==> flow/design.v <==
module SizedFIFO(CLK, RST_N, D_IN, ENQ, FULL_N, D_OUT, DEQ, EMPTY_N, CLR);
   parameter               p1width = 1;  
   parameter               p2depth = 3;
   parameter               p3cntr_width = 1;  
   parameter               guarded = 1;
   localparam              p2depth2 = p2depth -2 ;
   input                   CLK;
   input                   RST_N;
   input                   CLR;
   input [p1width - 1 : 0] D_IN;
   input                   ENQ;
   input                   DEQ;
   output                  FULL_N;
   output                  EMPTY_N;
   output [p1width - 1 : 0] D_OUT;
   reg                      not_ring_full;
   reg                      ring_empty;
   reg [p3cntr_width-1 : 0] head;
   wire [p3cntr_width-1 : 0] next_head;
   reg [p3cntr_width-1 : 0]  tail;
   wire [p3cntr_width-1 : 0] next_tail;
   reg [p1width - 1 : 0]     arr[0: ((p2depth >= 2) ? (p2depth2) : 0)];
   reg [p1width - 1 : 0]     D_OUT;
   reg                       hasodata;
   wire [p3cntr_width-1:0]   depthLess2 = p2depth2[p3cntr_width-1:0] ;
   wire [p3cntr_width-1 : 0] incr_tail;
   wire [p3cntr_width-1 : 0] incr_head;
   assign                    incr_tail = tail + 1'b1 ;
   assign                    incr_head = head + 1'b1 ;
   assign    next_head = (head == depthLess2 ) ? {p3cntr_width{1'b0}} : incr_head ;
   assign    next_tail = (tail == depthLess2 ) ? {p3cntr_width{1'b0}} : incr_tail ;
   assign    EMPTY_N = hasodata;
   assign    FULL_N  = not_ring_full;
   always @(posedge CLK   )
     begin
        if (!RST_N)
          begin
             head <=  {p3cntr_width {1'b0}} ;
             tail <=  {p3cntr_width {1'b0}} ;
             ring_empty <=  1'b1;
             not_ring_full <=  1'b1;
             hasodata <=  1'b0;
          end  
        else
         begin
            if (!CLR && ENQ && ((DEQ && !ring_empty) || (!DEQ && hasodata && not_ring_full)))
              begin
                 arr[tail] <=  D_IN;
              end
            if (CLR)
              begin
                 head <=  {p3cntr_width {1'b0}} ;
                 tail <=  {p3cntr_width {1'b0}} ;
                 ring_empty <=  1'b1;
                 not_ring_full <=  1'b1;
                 hasodata <=  1'b0;
              end  
            else if (DEQ && ENQ )
              begin
                 if (ring_empty)
                   begin
                      D_OUT <=  D_IN;
                   end
                 else
                   begin
                      tail <=  next_tail;
                      D_OUT <=  arr[head];
                      head <=  next_head;
                   end
              end  
            else if ( DEQ )
              begin
                 if (ring_empty)
                   begin
                      hasodata <=  1'b0;
                   end
                 else
                   begin
                      D_OUT <=  arr[head];
                      head <=  next_head;
                      not_ring_full <=  1'b1;
                      ring_empty <=  next_head == tail ;
                   end
              end  
            else if (ENQ)
              begin
                 if (! hasodata)
                   begin
                      D_OUT <=  D_IN;
                      hasodata <=  1'b1;
                   end
                 else if ( not_ring_full )  
                   begin
                      tail <=  next_tail;
                      ring_empty <=  1'b0;
                      not_ring_full <=  ! (next_tail == head) ;
                   end
              end  
         end  
     end  
endmodule
module XbarArbiter(CLK, RST_N, raises, grant, valid);
    parameter N=4;
    input CLK;
    input RST_N;
    input [N-1:0] raises;
    output reg [N-1:0] grant;
    output reg valid;
    function [1:0] gen_grant_carry;
	input c, r, p;
	begin
	    gen_grant_carry[1] = ~r & (c | p);
	    gen_grant_carry[0] = r & (c | p);
	end
    endfunction
    reg [N-1:0] token;
    reg [N-1:0] granted_A;
    reg [N-1:0] granted_B;
    reg carry;
    reg [1:0] gc;
    integer i;
    always@(*) begin
	valid = 1'b0;
	grant = 0;
	carry = 0;
	granted_A = 0;
	granted_B = 0;
	for(i=0; i < N; i=i+1) begin
	    gc = gen_grant_carry(carry, raises[i], token[i]);
	    granted_A[i] = gc[0];
	    carry = gc[1];
	end
	for(i=0; i < N; i=i+1) begin
	    gc = gen_grant_carry(carry, raises[i], token[i]);
	    granted_B[i] = gc[0];
	    carry = gc[1];
	end
	for(i=0; i < N; i=i+1) begin
	    if(granted_A[i] | granted_B[i]) begin
		grant = 0;
		grant[i] = 1'b1;
		valid = 1'b1;
	    end
	end
    end
    always@(posedge CLK) begin
	if(RST_N) token <= {token[N-2:0], token[N-1]};
	else token <= 1;
    end
endmodule
module Xbar(CLK, RST_N,
	    i_valid,
	    i_prio,
	    i_tail,
	    i_dst,
	    i_vc,
	    i_data, 
	    o_valid,
	    o_prio,
	    o_tail,
	    o_dst,
	    o_vc,
	    o_data, 
 	    i_cred,
	    i_cred_valid,
	    o_cred_en
	    );
    parameter N		    = 8;
    parameter NUM_VCS	    = 2;
    parameter CUT	    = 2;
    parameter DATA	    = 32;
    parameter BUFFER_DEPTH  = 8;
    parameter LOG_N	    = (
	N <= 1 ? 0: 
	N <= 2 ? 1: 
	N <= 4 ? 2: 
	N <= 8 ? 3: 
	N <= 16 ? 4: 
	N <= 32 ? 5: 
	N <= 64 ? 6: 
	N <= 128 ? 7: 
	N <= 256 ? 8 : 
	N <= 512 ? 9 : 
	N <= 1024 ? 10 : 
	N <= 2048 ? 11 : 
	N <= 4096 ? 12 : 
	N <= 8192 ? 13 : 
	N <= 16384 ? 14 : -1);
    parameter VC	    = (
	NUM_VCS <= 1 ? 0: 
	NUM_VCS <= 2 ? 1: 
	NUM_VCS <= 4 ? 2: 
	NUM_VCS <= 8 ? 3: 
	NUM_VCS <= 16 ? 4: 
	NUM_VCS <= 32 ? 5: 
	NUM_VCS <= 64 ? 6: 
	NUM_VCS <= 128 ? 7: 
	NUM_VCS <= 256 ? 8 : 
	NUM_VCS <= 512 ? 9 : 
	NUM_VCS <= 1024 ? 10 : 
	NUM_VCS <= 2048 ? 11 : 
	NUM_VCS <= 4096 ? 12 : 
	NUM_VCS <= 8192 ? 13 : 
	NUM_VCS <= 16384 ? 14 : -1); 
    parameter DST	    = (
	N <= 1 ? 0: 
	N <= 2 ? 1: 
	N <= 4 ? 2: 
	N <= 8 ? 3: 
	N <= 16 ? 4: 
	N <= 32 ? 5: 
	N <= 64 ? 6: 
	N <= 128 ? 7: 
	N <= 256 ? 8 : 
	N <= 512 ? 9 : 
	N <= 1024 ? 10 : 
	N <= 2048 ? 11 : 
	N <= 4096 ? 12 : 
	N <= 8192 ? 13 : 
	N <= 16384 ? 14 : -1);
    parameter FLIT_WIDTH    = 1+1+DST+VC+DATA;
    parameter CRED_WIDTH    = (
	BUFFER_DEPTH <= 1 ? 0: 
	BUFFER_DEPTH <= 2 ? 1: 
	BUFFER_DEPTH <= 4 ? 2: 
	BUFFER_DEPTH <= 8 ? 3: 
	BUFFER_DEPTH <= 16 ? 4: 
	BUFFER_DEPTH <= 32 ? 5: 
	BUFFER_DEPTH <= 64 ? 6: 
	BUFFER_DEPTH <= 128 ? 7: 
	BUFFER_DEPTH <= 256 ? 8 : 
	BUFFER_DEPTH <= 512 ? 9 : 
	BUFFER_DEPTH <= 1024 ? 10 : 
	BUFFER_DEPTH <= 2048 ? 11 : 
	BUFFER_DEPTH <= 4096 ? 12 : 
	BUFFER_DEPTH <= 8192 ? 13 : 
	BUFFER_DEPTH <= 16384 ? 14 : -1) + 1;
    input CLK, RST_N;
    input [N-1:0]              i_valid;
    input [N-1:0]              i_prio; 
    input [N-1:0]              i_tail;
    input [N*DST-1:0]          i_dst; 
    input [N*VC-1:0]           i_vc;
    input [N*DATA-1:0]         i_data;
    wire [VC-1:0]              i_vc_arr [N-1:0];
    wire [N-1:0]               f_prio;
    wire [N-1:0]               f_tail;
    wire [DST-1:0]             f_dst [N-1:0];
    wire [VC-1:0]              f_vc [N-1:0];
    wire [DATA-1:0]            f_data [N-1:0];
    wire [N-1:0]               f_elig;
    wire [DST*N-1:0]	       f_dst_flat;
    wire [VC*N-1:0]            f_vc_flat;
    wire [DATA*N-1:0]          f_data_flat;
    output reg [N-1:0]         o_valid;
    output reg [N-1:0]         o_prio;
    output reg [N-1:0]         o_tail;
    output [N*DST-1:0]         o_dst;
    output [N*VC-1:0]          o_vc;
    output [N*DATA-1:0]        o_data;
    reg [DST-1:0]              o_dst_arr [N-1:0];
    reg [VC-1:0]               o_vc_arr [N-1:0];
    reg [DATA-1:0]             o_data_arr [N-1:0];
    output [N*VC-1:0]          i_cred;  
    output reg [N-1:0]         i_cred_valid;  
    reg [VC-1:0]               i_cred_arr [N-1:0];
    input [N-1:0]              o_cred_en;
    wire [N-1:0]               grants [N-1:0];
    wire [N-1:0]               grant_valids;
    reg [N-1:0]                deq_en;
    reg [CRED_WIDTH-1:0]       creds_left [N-1:0];
    genvar i, o, k;
    integer in,out;
    generate
	for(o=0; o < N; o=o+1) begin: arbiters
	    wire [N-1:0] raises;
	    for(k=0; k < N; k=k+1) begin: raisewires
		assign raises[k] = (f_dst[k] == o) && f_elig[k];
	    end
	    XbarArbiter#(.N(N)) arbiter(.CLK(CLK), 
					.RST_N(RST_N),
					.raises(raises),
					.valid(grant_valids[o]),
					.grant(grants[o]));  
	end
    endgenerate
    always@(posedge CLK) begin
	if(RST_N) begin
	    for(in=0; in < N; in=in+1) begin
		if(i_valid[in])
		    i_cred_arr[in] <= i_vc_arr[in];
	    end
	end
	else begin
	    for(in=0; in < N; in=in+1) begin
		i_cred_arr[in]<='hx;
	    end
	end
    end
    for(i=0; i < N; i=i+1) begin: assign_arr
	assign i_vc_arr[i] = i_vc[(i+1)*VC-1:i*VC];
        assign i_cred[(i+1)*VC-1:i*VC] = i_cred_arr[i];
        assign o_dst[(i+1)*DST-1:i*DST] = o_dst_arr[i];
	assign o_vc[(i+1)*VC-1:i*VC] = o_vc_arr[i];
	assign o_data[(i+1)*DATA-1:i*DATA] = o_data_arr[i]; 
    end
    always@(*) begin
	for(in=0; in < N; in=in+1) begin: deqwires
	    deq_en[in] = 1'b0;
	    i_cred_valid[in] = 1'b0;
	    for(out=0; out < N; out=out+1) begin: outer
		if(grant_valids[out] && (grants[out][in] == 1'b1) && (creds_left[out] != 0)) begin
		    deq_en[in] = 1'b1;
		    i_cred_valid[in] = 1'b1;
		end
	    end
	end
    end
    for(i=0; i < N; i=i+1) begin
	assign f_dst_flat[(i+1)*DST-1:i*DST] = f_dst[i];
	assign f_vc_flat[(i+1)*VC-1:i*VC] = f_vc[i];
	assign f_data_flat[(i+1)*DATA-1:i*DATA] = f_data[i];
    end
    for(i=0; i < N; i=i+1) begin: steerwires
	always@(grant_valids[i] or grants[i] or creds_left[i] or f_prio or f_tail or f_dst_flat or f_vc_flat or f_data_flat) begin
	    o_valid[i] = 1'b0;
	    o_prio[i] = 'hx;
	    o_tail[i] = 'hx;
	    o_dst_arr[i] = 'hx;
	    o_vc_arr[i] = 'hx;
	    o_data_arr[i] = 'hx;
	    for(in=0; in < N; in=in+1) begin: innersteer
		if(grant_valids[i] && (grants[i][in] == 1'b1) && (creds_left[i] != 0)) begin
		    o_valid[i] = 1'b1;
		    o_prio[i] = f_prio[in];
		    o_tail[i] = f_tail[in];
		    o_dst_arr[i]  = f_dst[in];
		    o_vc_arr[i]   = f_vc[in];
		    o_data_arr[i] = f_data[in];
		end
	    end
	end
    end
    for(o=0; o < N; o=o+1) begin: output_credits
	always@(posedge CLK) begin
	    if(RST_N) begin
		if((o_cred_en[o] == 1'b0) && (o_valid[o] == 1'b1))
		    creds_left[o] <= creds_left[o] - 1;
		else if((o_cred_en[o] == 1'b1) && (o_valid[o] == 1'b0))
		    creds_left[o] <= creds_left[o] + 1;
	    end
	    else begin
		creds_left[o] <= BUFFER_DEPTH;
	    end
	end
    end
    generate
	for(i=0; i < N; i=i+1) begin: ififos
	    SizedFIFO#(.p1width(FLIT_WIDTH), .p2depth(BUFFER_DEPTH), .p3cntr_width((
	BUFFER_DEPTH <= 1 ? 0: 
	BUFFER_DEPTH <= 2 ? 1: 
	BUFFER_DEPTH <= 4 ? 2: 
	BUFFER_DEPTH <= 8 ? 3: 
	BUFFER_DEPTH <= 16 ? 4: 
	BUFFER_DEPTH <= 32 ? 5: 
	BUFFER_DEPTH <= 64 ? 6: 
	BUFFER_DEPTH <= 128 ? 7: 
	BUFFER_DEPTH <= 256 ? 8 : 
	BUFFER_DEPTH <= 512 ? 9 : 
	BUFFER_DEPTH <= 1024 ? 10 : 
	BUFFER_DEPTH <= 2048 ? 11 : 
	BUFFER_DEPTH <= 4096 ? 12 : 
	BUFFER_DEPTH <= 8192 ? 13 : 
	BUFFER_DEPTH <= 16384 ? 14 : -1))) inQ
		       (.CLK(CLK), 
			.RST_N(RST_N), 
			.D_IN({i_prio[i], i_tail[i], i_dst[(i+1)*DST-1:i*DST], i_vc[(i+1)*VC-1:i*VC], i_data[(i+1)*DATA-1:i*DATA]}),
			.ENQ(i_valid[i]),
			.D_OUT({f_prio[i], f_tail[i], f_dst[i], f_vc[i], f_data[i]}),
			.DEQ(deq_en[i]),
			.EMPTY_N(f_elig[i]),
			.FULL_N(),  
			.CLR(1'b0)  
		      );
	end
    endgenerate
endmodule
; ---- Tool chain data of Xbar
; Tool output for the design above, in the order of the flow.
; Lines are those of the file above, counted from 1.
; Operators carry their Yosys type and port widths (W data, S select, Z words).
; Cell names lack the library's common part.
; A cell with n/a has no value.
[design]
design = Xbar
clock = CLK
library = sky130hd
pvt_corner = tt_025C_1v80

; ---- Word level
; Counts by Yosys on the flattened word-level netlist (proc, flatten, opt, wreduce). Print and check cells are left out. Cells with the same type and inputs are merged into one.
; Yosys's memory passes give these memory sizes; they may raise the number of words (mostly to a power of two), join words into wider ones and drop unused or constant bits.
[op_classes]
add_sub_neg = 32
equal = 144
mux = 959
bitwise = 520
reduce_logical = 408
[ops]
columns = op, count
row1 = $mux W38, 64
row2 = $mux W32, 64
row3 = $mux W1, 583
row4 = $mux W3, 192
row5 = $and A1 B1 Y1, 248
row6 = $logic_and A1 B1 Y1, 248
row7 = $or A1 B1 Y1, 184
row8 = $eq A3 B3 Y1 const B, 48
row9 = $reduce_bool A2 Y1, 64
row10 = $reduce_and A4 Y1, 24
row11 = $mux W4, 24
row12 = $not A1 Y1, 88
row13 = $ne A2 B2 Y1 const B, 32
row14 = $mux W7, 8
row15 = $add A3 B1 Y3 const B, 16
row16 = $eq A3 B2 Y1 const B, 16
row17 = $eq A3 B3 Y1, 16
row18 = $mux W6, 8
row19 = $reduce_and A5 Y1, 8
row20 = $mux W5, 8
row21 = $add A4 B1 Y4 const B, 8
row22 = $sub A4 B1 Y4 const B, 8
row23 = $reduce_bool A4 Y1, 8
row24 = $logic_not A1 Y1, 24
row25 = $eq A3 B1 Y1 const B, 8
row26 = $ne A3 B2 Y1 const B, 8
row27 = $ne A3 B3 Y1 const B, 8
row28 = $logic_not A3 Y1, 8
; Other operator kinds: 5; their cells: 40.
[word_totals]
ff_bits = 480
mem_bits_rw = 2128
clocked_rd_ports_x_width = 304
n_memories = 8
inputBits = 322
output_inout_bits = 328
word_cells = 2143
[memory_table]
columns = memory, words, width, read_ports, wr, line_no
row1 = ififos[0].inQ.arr, 7, 38, 1, 1, 22  ; reg [p1width - 1 : 0]     arr[0: ((p2depth >= 2) ? (p2depth2) : 0)];
row2 = ififos[1].inQ.arr, 7, 38, 1, 1, 22
row3 = ififos[2].inQ.arr, 7, 38, 1, 1, 22
row4 = ififos[3].inQ.arr, 7, 38, 1, 1, 22
row5 = ififos[4].inQ.arr, 7, 38, 1, 1, 22
row6 = ififos[5].inQ.arr, 7, 38, 1, 1, 22
; Further memories, not shown: 2.

; ---- Depth
; Longest topological path by Yosys (ltp), each cell counted once; first at word level (registers and memories cut), then after technology mapping (sequential cells cut; the memories' decode and read muxes count).
[depth]
word_depth = 53
abc_area = 1
ltp_mapped = 49
depth_no_buf = 47

; ---- Mapped cells and area
; Source: synth_stat.txt of the flow (Yosys; design flattened, memories mapped). It holds for the ABC_AREA given above (unset counts as 0); a run with the other value may have another netlist.
; Totals and module areas in this step are rounded.
[types]
columns = type, count
row1 = edfxtp_1, 2440
row2 = nand2_1, 3339
row3 = a21oi_1, 1527
row4 = o21ai_0, 1510
row5 = nor2_1, 1404
row6 = dfxtp_1, 192
row7 = clkbuf_1, 744
row8 = inv_1, 692
row9 = o22ai_1, 366
row10 = o211ai_1, 249
row11 = nand3_1, 302
row12 = mux2i_1, 76
row13 = a211oi_1, 91
row14 = buf_1, 178
row15 = nand4_1, 105
row16 = a21boi_0, 79
row17 = o21ai_1, 104
row18 = buf_2, 100
; Other cell types: 40; their cells: 679.
[synth_totals]
mapped_cells = 14177
synth_area_mm2 = 0.131
ff_cells = 2632
buffers = 1077

; ---- Timing after synthesis
; Path of least setup slack by OpenSTA after synthesis, without wires, with an ideal clock, recovery checks aside; 20% of the period is set as input and as output delay. Where synthesis merged equal registers, the netlist keeps one of their names.
[synth_timing]
kind = reg-to-reg
startpoint = register ififos[0].inQ.D_OUT[35]
endpoint = memory ififos[7].inQ.arr[0][0]
period_ns = 8.0
t_arrival_ns = 6.446
required_time_ns = 7.471
slack_ns = 1.025
delay_ns = 6.975
path_stages = 27
synth_period_reached_ns = 6.975
; "delay_ns" = arrival - input delay + setup time.
; "path_stages": output pins that drive a net of the path, with the launching flip-flop's if there is one; two outputs of one cell count as two.
; "synth_period_reached_ns" = period - worst setup slack (recovery checks aside). The figure is calculated, with input and output delays left at 20% of the set period.
; Between the ends stands the longest chain of elaborated cells between them, by number of cells; it is not shown to be the way that was timed. Of several equally long chains one is given.
; A line is the first line of the expression or statement that the cell stems from. Yosys adds cells for indexed reads and writes and turns some case tables into memories.
; A register here has more assigning lines than the two given.
; Only ways into the end's enable, where the timed path ends, are counted here.
[synth_via]
path_cell_list = edfxtp_1 buf_4 inv_2 nand2_1 nor2_1 o21ai_1 nand2_1 nand2_1 nand2_1 nand2_1 nand2_1 nand2_1 nand2_1 nand2_1 nand2_1 nand2_1 nand2_1 nand2_1 nand2_1 nor2_1 nor4_1 nand2_1 inv_1 nor2_1 a2111oi_2 nand2_1 nor4_1
elab_chain_len = 53
cone_cells = 562
classes_between = eq/ne (7); mux (84); logic (440); reduce/logical (31)
[synth_rtl]
columns = item, line_no
row1 = from (decl), 15  ; output [p1width - 1 : 0] D_OUT;
row2 = from (assign), 67  ; D_OUT <=  arr[head];
row3 = from (assign), 79  ; D_OUT <=  arr[head];
row4 = $logic_not A3 Y1, 278  ; assign raises[k] = (f_dst[k] == o) && f_elig[k];
row5 = $logic_and A1 B1 Y1, 278
row6 = $not A1 Y1, 112  ; gen_grant_carry[1] = ~r & (c | p);
row7 = $and A1 B1 Y1, 112
row8 = $or A1 B1 Y1, 112
row9 = $and A1 B1 Y1, 112
row10 = $or A1 B1 Y1, 112
row11 = [... 31 more ...], n/a
row12 = $mux W1 (8 in a row), 312  ; if(grant_valids[out] && (grants[out][in] == 1'b1) && (creds_left[out] != 0)) begin
row13 = $logic_not A1 Y1, 46  ; if (!CLR && ENQ && ((DEQ && !ring_empty) || (!DEQ && hasodata && not_ring_full)))
row14 = $logic_and A1 B1 Y1 (2 in a row), 46
row15 = $logic_or A1 B1 Y1, 46
row16 = $logic_and A1 B1 Y1, 46
row17 = $mux W3, 46
row18 = $mux W3, 36  ; if (!RST_N)
row19 = to (decl), 22  ; reg [p1width - 1 : 0]     arr[0: ((p2depth >= 2) ? (p2depth2) : 0)];
; Nets of the timed path that keep an RTL name, with a line that drives or declares them; the list need not be complete.
[synth_nets]
columns = net, line_no
row1 = ififos[7].inQ.DEQ, 312

; ---- Timing after layout
; From the final timing report of flow run A: the path of least setup slack in the routed layout; clock arrival at registers is part of the times.
[layout_timing]
kind = reg-to-output
startpoint = register ififos[0].inQ.D_OUT[33]
endpoint = output port o_tail[1]
period_ns = 4.42
t_arrival_ns = 5.72
required_time_ns = 3.54
slack_ns = -2.18
path_stages = 47
; Between the ends stands the longest chain of elaborated cells between them, by number of cells; it is not shown to be the way that was timed. Of several equally long chains one is given.
; A register here has more assigning lines than the two given.
[layout_via]
path_cell_list = edfxtp_1 buf_6 buf_8 buf_6 nand2_4 nor2_4 buf_6 o21ai_2 nand2_1 nand2_1 nand2_1 nand2_1 nand2_1 nand2_1 nand2_1 nand2_1 nand2_1 nand2_1 [... 11 more ...] nand2_2 nand2_2 nand2_2 buf_4 nand2_4 buf_6 nand4_1 inv_2 buf_12 buf_4 buf_4 a21oi_1 o21ai_1 nand2_2 nand2_2 a21oi_2 buf_4 clkdlybuf4s15_1
elab_chain_len = 46
cone_cells = 103
classes_between = eq/ne (1); mux (30); logic (55); reduce/logical (17)
[layout_rtl]
columns = item, line_no
row1 = from (decl), 15  ; output [p1width - 1 : 0] D_OUT;
row2 = from (assign), 67  ; D_OUT <=  arr[head];
row3 = from (assign), 79  ; D_OUT <=  arr[head];
row4 = $eq A3 B1 Y1, 278  ; assign raises[k] = (f_dst[k] == o) && f_elig[k];
row5 = $logic_and A1 B1 Y1, 278
row6 = $not A1 Y1, 112  ; gen_grant_carry[1] = ~r & (c | p);
row7 = $and A1 B1 Y1, 112
row8 = $or A1 B1 Y1, 112
row9 = $and A1 B1 Y1, 112
row10 = $or A1 B1 Y1, 112
row11 = [... 24 more ...], n/a
row12 = $and A1 B1 Y1, 112
row13 = $or A1 B1 Y1, 113  ; gen_grant_carry[0] = r & (c | p);
row14 = $and A1 B1 Y1, 113
row15 = $or A1 B1 Y1, 139  ; if(granted_A[i] | granted_B[i]) begin
row16 = $mux W1, 139
row17 = $logic_and A1 B1 Y1 (2 in a row), 333  ; if(grant_valids[i] && (grants[i][in] == 1'b1) && (creds_left[i] != 0)) begin
row18 = $mux W1 (8 in a row), 333
row19 = to (decl), 257  ; output reg [N-1:0]         o_tail;

Subject: Xbar on sky130hd, stored results

Hello all,

Flow measurements of Xbar on sky130hd: 4 stored runs with different settings, listed in no order. Input and output delays are each 20% of the period that was set; the output load is 0.01 pF.
Values from the reports are rounded here.

# flow run A
==> flow/run.sh <==
#!/bin/bash
# the make line also repeats the synthesis and layout settings of config.mk as NAME=value (left out here)
make -C /OpenROAD-flow-scripts/flow DESIGN_CONFIG=/design/flow/config.mk WORK_HOME=/design/flow/orfs CLKGATE_MAP_FILE= finish
==> flow/config.mk <==
export PLATFORM = sky130hd
export DESIGN_NAME = Xbar
export DESIGN_NICKNAME = Xbar
export VERILOG_FILES = /design/flow/design.v
export SDC_FILE = /design/flow/constraint.sdc
export NUM_CORES = 4
export LEC_CHECK = 0
export ABC_AREA = 1
export CAP_MARGIN = 20
export CELL_PAD_IN_SITES_DETAIL_PLACEMENT = 1
export CELL_PAD_IN_SITES_GLOBAL_PLACEMENT = 2
export CORE_MARGIN = 7
export CORE_UTILIZATION = 30
export GPL_ROUTABILITY_DRIVEN = 0
export MAX_ROUTING_LAYER = met4
export SETUP_SLACK_MARGIN = 1.23
export SLEW_MARGIN = 10
export TNS_END_PERCENT = 80
==> flow/constraint.sdc <==
create_clock -name core_clock -period 4.42 [get_ports {CLK}]
set_input_delay 0.8840 -clock core_clock [delete_from_list [all_inputs] [get_ports {CLK}]]
set_output_delay 0.8840 -clock core_clock [all_outputs]
set_load 0.01 [all_outputs]

==> flow run A: results <==
final_setup_ws_ns=-2.18
holdWs_ns=0.288
finish.utilization_frac=0.402
setupTns_ns=-3090
die_area_mm2=0.455
synth_chip_area_mm2=0.131

# flow run B
==> flow/run.sh <==
#!/bin/bash
# the make line also repeats the synthesis and layout settings of config.mk as NAME=value (left out here)
make -C /OpenROAD-flow-scripts/flow DESIGN_CONFIG=/design/flow/config.mk WORK_HOME=/design/flow/orfs CLKGATE_MAP_FILE= finish
==> flow/config.mk <==
export PLATFORM = sky130hd
export DESIGN_NAME = Xbar
export DESIGN_NICKNAME = Xbar
export VERILOG_FILES = /design/flow/design.v
export SDC_FILE = /design/flow/constraint.sdc
export NUM_CORES = 4
export LEC_CHECK = 0
export ABC_AREA = 1
export CAP_MARGIN = 20
export CELL_PAD_IN_SITES_DETAIL_PLACEMENT = 2
export CELL_PAD_IN_SITES_GLOBAL_PLACEMENT = 2
export CORE_MARGIN = 7
export CORE_UTILIZATION = 30
export MAX_ROUTING_LAYER = met4
export SLEW_MARGIN = 10
export TNS_END_PERCENT = 80
==> flow/constraint.sdc <==
create_clock -name core_clock -period 4.42 [get_ports {CLK}]
set_input_delay 0.8840 -clock core_clock [delete_from_list [all_inputs] [get_ports {CLK}]]
set_output_delay 0.8840 -clock core_clock [all_outputs]
set_load 0.01 [all_outputs]

==> flow run B: results <==
die_area_mm2=0.455
synth_chip_area_mm2=0.131
final_setup_ws_ns=-2.11
setupTns_ns=-2970
finish.utilization_frac=0.401
holdWs_ns=0.434

# flow run C
==> flow/run.sh <==
#!/bin/bash
# the make line also repeats the synthesis and layout settings of config.mk as NAME=value (left out here)
make -C /OpenROAD-flow-scripts/flow DESIGN_CONFIG=/design/flow/config.mk WORK_HOME=/design/flow/orfs CLKGATE_MAP_FILE= finish
==> flow/config.mk <==
export PLATFORM = sky130hd
export DESIGN_NAME = Xbar
export DESIGN_NICKNAME = Xbar
export VERILOG_FILES = /design/flow/design.v
export SDC_FILE = /design/flow/constraint.sdc
export NUM_CORES = 4
export LEC_CHECK = 0
export CAP_MARGIN = 20
export CELL_PAD_IN_SITES_DETAIL_PLACEMENT = 1
export CELL_PAD_IN_SITES_GLOBAL_PLACEMENT = 2
export CORE_MARGIN = 2
export CORE_UTILIZATION = 30
export PLACE_DENSITY = 0.45
export SLEW_MARGIN = 20
==> flow/constraint.sdc <==
create_clock -name core_clock -period 7.95 [get_ports {CLK}]
set_input_delay 1.5900 -clock core_clock [delete_from_list [all_inputs] [get_ports {CLK}]]
set_output_delay 1.5900 -clock core_clock [all_outputs]
set_load 0.01 [all_outputs]

==> flow run C: results <==
setupTns_ns=0.000
die_area_mm2=0.415
final_setup_ws_ns=0.135
holdWs_ns=0.438
synth_chip_area_mm2=0.123
finish.utilization_frac=0.364

# flow run D
==> flow/run.sh <==
#!/bin/bash
# the make line also repeats the synthesis and layout settings of config.mk as NAME=value (left out here)
make -C /OpenROAD-flow-scripts/flow DESIGN_CONFIG=/design/flow/config.mk WORK_HOME=/design/flow/orfs CLKGATE_MAP_FILE= finish
==> flow/config.mk <==
export PLATFORM = sky130hd
export DESIGN_NAME = Xbar
export DESIGN_NICKNAME = Xbar
export VERILOG_FILES = /design/flow/design.v
export SDC_FILE = /design/flow/constraint.sdc
export NUM_CORES = 4
export LEC_CHECK = 0
export ABC_AREA = 0
export CAP_MARGIN = 15
export CELL_PAD_IN_SITES_DETAIL_PLACEMENT = 1
export CELL_PAD_IN_SITES_GLOBAL_PLACEMENT = 2
export CORE_ASPECT_RATIO = 1.07
export CORE_MARGIN = 8
export CORE_UTILIZATION = 63
export GPL_TIMING_DRIVEN = 0
export PLACE_DENSITY = 0.84
export SETUP_SLACK_MARGIN = -0.16
export SLEW_MARGIN = 20
==> flow/constraint.sdc <==
create_clock -name core_clock -period 7.56 [get_ports {CLK}]
set_input_delay 1.5120 -clock core_clock [delete_from_list [all_inputs] [get_ports {CLK}]]
set_output_delay 1.5120 -clock core_clock [all_outputs]
set_load 0.01 [all_outputs]

==> flow run D: results <==
outcome="incomplete, placement halted on GPL-0301"

Thanks
